==> flow/design.v <==
module alu_top (
    input             clk,
    input      [15:0] a,
    input      [15:0] b,
    input      [2:0]  opcode,
    input             mode,
    output reg [15:0] result,
    output reg        za,
    output reg        zb,
    output reg        eq,
    output reg        gt,
    output reg        lt
);
    reg [15:0] a_q, b_q;
    reg [2:0]  opcode_q;
    reg        mode_q;
    wire [15:0] alu_out;
    wire        za_w, zb_w, eq_w, gt_w, lt_w;
    ALU u_alu (.a(a_q), .b(b_q), .opcode(opcode_q), .mode(mode_q),
               .outALU(alu_out), .za(za_w), .zb(zb_w), .eq(eq_w), .gt(gt_w), .lt(lt_w));
    always @(posedge clk) begin
        a_q      <= a;
        b_q      <= b;
        opcode_q <= opcode;
        mode_q   <= mode;
        result   <= alu_out;
        za       <= za_w;
        zb       <= zb_w;
        eq       <= eq_w;
        gt       <= gt_w;
        lt       <= lt_w;
    end
endmodule

module arith(a,b,opcode,outau);
input [15:0] a;
input [15:0] b;
input [2:0] opcode;
output [15:0] outau;
reg [15:0] outau;
always@(*)
begin
	case(opcode)
	3'b000: outau = a+b;
	3'b001: outau = a * b;
	3'b010: if (a > b) begin
		outau = a - b;
		end
		else begin
		outau = b - a;
		end
	3'b011: if (a > b) begin
		outau = (b == 16'h0000) ? 16'h0000 : a / b;
		end
		else begin
		outau = (a == 16'h0000) ? 16'h0000 : b / a;
		end
	default outau = 16'h0000;
	endcase
end
endmodule
module logic_unit(a,b,opcode,outlu,za,zb,eq,gt,lt);
input [15:0] a;
input [15:0] b;
input [2:0] opcode;
output [15:0] outlu;
output za, zb,eq,gt,lt;
reg [15:0] outlu;
reg za,zb,eq,gt,lt;
always@(*)
begin
	case(opcode)
	3'b000: outlu = (a & b);
	3'b001: outlu = (a | b);
	3'b010: outlu = (~(a | b));
	3'b011: outlu = (~(a & b));
	3'b100: outlu = (~ a);
	3'b101: outlu = (~ b);
	3'b110: outlu = (a ^ b);
	3'b111: outlu = (~(a ^ b));
	endcase
end
always@(*)
begin
	if( a == b) begin
	eq = 1;
	end
	else begin
	eq = 0;
	end
	if ( a > b) begin
	gt = 1;
	end
	else begin
	gt = 0;
	end
	if ( a < b) begin
	lt = 1;
	end
	else begin
	lt = 0;
	end
	if( a == 16'h0000) begin
	za = 1;
	end
	else begin
	za = 0;
	end
	if (b == 16'h0000) begin
	zb = 1;
	end
	else begin
	zb = 0;
	end
end
endmodule
module ALU( a, b, opcode, mode, outALU, za, zb, eq, gt, lt);
input [15:0] a;
input [15:0] b;
input [2:0] opcode;
input mode;
output [15:0] outALU;
output za, zb, eq, gt, lt;
reg [15:0] outALU;
reg za, zb, eq, gt, lt;
wire [15:0] outau;
wire [15:0] outlu;
wire tza, tzb, teq, tgt, tlt;
arith a1 (.a(a), .b(b), .opcode(opcode), .outau(outau));
logic_unit l1 (.a(a), .b(b), .opcode(opcode), .outlu(outlu), .za(tza), .zb(tzb), .eq(teq), .gt(tgt), .lt(tlt));
always@(*)
begin
	if(mode == 0) begin
	outALU = outau;
	end
	else if (mode == 1) begin
	outALU = outlu;
	end
	else begin
	outALU = 16'h0000;
	end
	za = tza;
	zb = tzb;
	eq = teq;
	gt = tgt;
	lt = tlt;
end
endmodule
# Step by step through the tools: alu_top
# The steps from the RTL of alu_top to its reports follow in flow order.
# Lines are those of the file above, counted from 1.
# Cell names lack the library's common part.
# The mark n/a stands for no value.
# design
design	alu_top
clock_port	clk
lib	sky130hd
corner	tt_025C_1v80

# After elaboration
# Counts by Yosys on the flattened word-level netlist (proc, flatten, opt, wreduce; memories kept). Register bits leave out memories and registers merged into their read ports (data or address); mux counts leave out enables and synchronous resets folded into registers. Print and check cells are left out. Cells with the same type and inputs are merged into one.
# op_classes
n_reduce_logical	3
n_shift	0
div_mod_pow	2
add_sub_neg	3
n_logic	8
equal	8
n_mul	1
muxes	12
compare	2
# ops
cell	count
16-bit by 16-bit divider with 16-bit output	2
16-bit by 16-bit multiplier with 16-bit output	1
16-bit parallel mux with 8-bit select	1
16-bit inverter	5
16-bit two-way mux	5
16-bit parallel mux with 4-bit select	1
16-bit subtractor	2
16-bit zero test	2
16-bit adder	1
16-bit greater-than comparator	1
16-bit < comparator	1
16-bit equality test	1
16-bit AND	1
16-bit bitwise OR	1
16-bit XOR	1
3-bit equality test with constant B	4
3-bit by 2-bit equality test with 1-bit output with constant B	2
1-bit two-way mux	5
3-bit by 1-bit equality test with 1-bit output with constant B	1
3-bit zero test	1
# bits
ff_bits	57
latch_bits	0
mem_count	0
rom_bits	0
elab_cells	49
clocked_rd_ports_x_width	0
inputBits	37
mem_bits_rw	0
out_inout_bits	21

# Logic depth
# Depth = most cells in a row (Yosys ltp): at word level without a register or memory, in the mapped netlist without a sequential cell, where the memories' decode and read muxes count.
# logic_depth
depth_word	5
abc_area	0
ltp_mapped	169
ltp_nobuf	152

# Netlist
# The flow's flattened synthesis, as Yosys stat reports it; memories are mapped. The netlist is that of the ABC_AREA named above (0 if unset); the other value can give another one.
# synth_totals
mapped_cells	2167
buffers	99
sequential_area_mm2	0.0011411
mapped_area_mm2	0.0162181
flip_flops	57
# types
cell_type	count	type_area_um2
ha_1	248	3.1E+03
fa_1	83	1.66E+03
dfxtp_1	57	1.14E+03
xnor2_1	99	867.082
nand2_1	229	859.574
a21oi_1	167	835.802
nor2_1	202	758.227
inv_1	195	731.952
o21ai_0	112	560.538
mux2i_1	49	490.47
mux2_2	37	416.65
xor2_1	45	394.128
a21o_1	38	285.274
nor3_1	52	260.25
o211ai_1	32	240.23
clkbuf_1	63	236.477
nand3_1	41	205.197
o21a_1	25	187.68
# Other cell types: 76; their cells: 393.
# The figures by module come from a second, unflattened synthesis with its own total; it is not the netlist above.
# unflattened
hier_cells	2257
area_unflattened_mm2	0.0174505
# Rows give one instance, submodules left out.
# by_module
module	n_cells	mod_area_mm2	instances	seq_area_mm2
arith	1885	0.0138183	1	0
logic_unit	297	0.0022422	1	0
alu_top	57	0.0011411	1	0.0011411
ALU	18	0.000249	1	0

# Path before layout
# Path of least setup slack by OpenSTA after synthesis, without wires, with an ideal clock, recovery checks aside; 20% of the period is set as input and as output delay. Where synthesis merged equal registers, the netlist keeps one of their names.
# synth_path
path_kind	flip-flop to flip-flop
startpoint	reg a_q[4]
endpoint	reg result[0]
setup_time_ns	0.123
delay_ns	30.505
n_path_buf	18
slack_ns	14.495
period_ns	45.0
driving_pins	148
arrival_ns	30.382
launch_ns	0.000
t_required_ns	44.877
synth_period_reached_ns	30.505
# "delay_ns" is the arrival time less input delay plus setup time.
# "driving_pins": output pins that drive a net of the path, with the launching flip-flop's if there is one; two outputs of one cell count as two.
# "synth_period_reached_ns" is the clock period less the worst setup slack; recovery checks do not enter. This is arithmetic on one report: input and output delays are still those of the set period (20% each).
# The rows between start and end are the longest chain of elaborated cells between them; the timing report does not say that the signal goes this way. Where chains are equally long, one stands for them.
# Each line given opens the expression or statement behind the cell; cells for indexed reads and writes are added by Yosys, which also makes memories of some case tables.
# synth_between
cell_sequence	dfxtp_1 -> clkbuf_1 -> clkinv_1 -> ha_1 -> buf_2 -> nor4_4 -> o31ai_2 -> a31oi_4 -> o21ai_4 -> inv_4 -> buf_8 -> buf_2 -> buf_1 -> clkbuf_1 -> clkbuf_1 -> nor2_1 -> a21oi_1 -> ha_1 -> [... 112 more ...] -> ha_1 -> o21a_1 -> o21a_1 -> o211ai_1 -> a31oi_1 -> nor2_1 -> a21oi_1 -> a41oi_1 -> a21bo_2 -> clkbuf_1 -> clkbuf_1 -> mux2_2 -> ha_1 -> a21oi_1 -> nor4_1 -> a2111oi_0 -> and3_1 -> a21oi_1
elab_chain_len	5
cone_cells	10
classes_between	div: 2; compare: 1; mux: 6; reduce/logical: 1
# synth_rtl
element	line_no	source
start, declared	14	reg [15:0] a_q, b_q;
start, assigned	22	a_q      <= a;
16-bit by 16-bit divider with 16-bit output	56	outau = (a == 16'h0000) ? 16'h0000 : b / a;
16-bit two-way mux	56
16-bit two-way mux	52	3'b011: if (a > b) begin
16-bit parallel mux with 4-bit select	43	case(opcode)
16-bit two-way mux	133	if(mode == 0) begin
end, assigned	26	result   <= alu_out;
end, declared	7	output reg [15:0] result,

# Timing after layout
# From the final timing report of run 2: the path of least setup slack in the routed layout; clock arrival at registers is part of the times.
# layout_path
path_kind	flip-flop to flip-flop
startpoint	reg a_q[10]
endpoint	reg result[0]
arrival_ns	31.54
slack_ns	5.81
n_path_buf	4
period_ns	37.1
launch_ns	0.36
driving_pins	138
setup_time_ns	0.12
t_required_ns	37.35
# The rows between start and end are the longest chain of elaborated cells between them; the timing report does not say that the signal goes this way. Where chains are equally long, one stands for them.
# layout_between
cell_sequence	dfxtp_1 -> buf_4 -> inv_1 -> ha_4 -> nor4_4 -> buf_4 -> nand2_2 -> a31oi_4 -> o21ai_4 -> inv_6 -> nand2_1 -> nand2_1 -> inv_1 -> ha_1 -> nand3_1 -> and2_1 -> ha_1 -> o21ai_0 -> [... 102 more ...] -> o21a_1 -> o211ai_1 -> a31oi_1 -> nor2_1 -> a21oi_2 -> a41oi_2 -> a21bo_4 -> nand3_1 -> o21ai_0 -> a41o_1 -> ha_1 -> a21o_1 -> a21o_1 -> a21oi_1 -> nor2b_1 -> o21ai_0 -> and3_1 -> a21oi_1
elab_chain_len	5
cone_cells	10
classes_between	div: 2; compare: 1; mux: 6; reduce/logical: 1
# layout_rtl
element	line_no	source
start, declared	14	reg [15:0] a_q, b_q;
start, assigned	22	a_q      <= a;
16-bit by 16-bit divider with 16-bit output	56	outau = (a == 16'h0000) ? 16'h0000 : b / a;
16-bit two-way mux	56
16-bit two-way mux	52	3'b011: if (a > b) begin
16-bit parallel mux with 4-bit select	43	case(opcode)
16-bit two-way mux	133	if(mode == 0) begin
end, assigned	26	result   <= alu_out;
end, declared	7	output reg [15:0] result,

# Measured results for alu_top: 5 stored runs of the Yosys and OpenROAD flow on sky130hd. The settings differ; the order carries no meaning. The constraints put input and output delay at 20% of the set period each and load the outputs with 0.01 pF.
# By "achieved_period_ns" is meant the clock period of the run minus its worst setup slack. This is arithmetic on one report: input and output delays are still those of the set period (20% each).
# "worst_path_time_ns" means the part of the period allowed to the worst setup path (the constraints hold back 20% at inputs and 20% at outputs) less its slack; where the path has registers, the arrival times of their clocks count too.
# "power.total_uw" rests on the timing tool's default activity at the inputs, not on a simulated workload.
# Among the settings, - means not set for that run.
# Results: - = not shown.
stored run	ABC_AREA	CAP_MARGIN	CELL_PAD_IN_SITES_DETAIL_PLACEMENT	CELL_PAD_IN_SITES_GLOBAL_PLACEMENT	CORE_ASPECT_RATIO	CTS_CLUSTER_DIAMETER	CTS_CLUSTER_SIZE	GPL_ROUTABILITY_DRIVEN	GPL_TIMING_DRIVEN	HOLD_SLACK_MARGIN	SLEW_MARGIN	TNS_END_PERCENT	period_ns	CORE_MARGIN	CORE_UTILIZATION	SETUP_SLACK_MARGIN	MIN_ROUTING_LAYER	MAX_ROUTING_LAYER	synth_chip_area_mm2	dieArea_mm2	finalCellArea_mm2	utilization_frac	fin_ws_ns	setupTns_ns	holdWs_ns	power.total_uw	achieved_period_ns	worst_path_time_ns	critical_path_kind
run 1	1	15	2	1	1.69	115	66	1	0	-0.02	10	10	33.2	2	40	-	-	-	-	-	-	-	-	-	-	-	-	-	-
run 2	-	20	-	-	-	-	-	-	-	-	20	-	37.1	2	40	4.14	-	-	0.0162181	0.0421727	0.0184464	0.462	5.807	0.000	0.811	967.7	31.293	31.29	flip-flop to flip-flop
run 3	-	20	-	1	0.84	-	-	-	-	0.21	30	70	45.0	2	21	5.0	met2	-	0.0162181	0.0794765	0.0185203	0.242	7.530	0.000	0.828	908.9	37.470	37.47	flip-flop to flip-flop
run 4	-	20	-	1	-	-	-	-	0	-	25	-	45.0	2	40	-	-	-	0.0162181	0.0421727	0.0178671	0.448	4.049	0.000	0.782	801.3	40.951	40.95	flip-flop to flip-flop
run 5	-	5	2	1	0.84	-	-	-	-	0.16	10	70	45.0	2	21	5.0	met2	met5	0.0162181	0.0794765	0.018504	0.242	7.348	0.000	0.857	933.2	37.652	37.65	flip-flop to flip-flop
# Run 1: no final report: routing broke off with DPL-0033
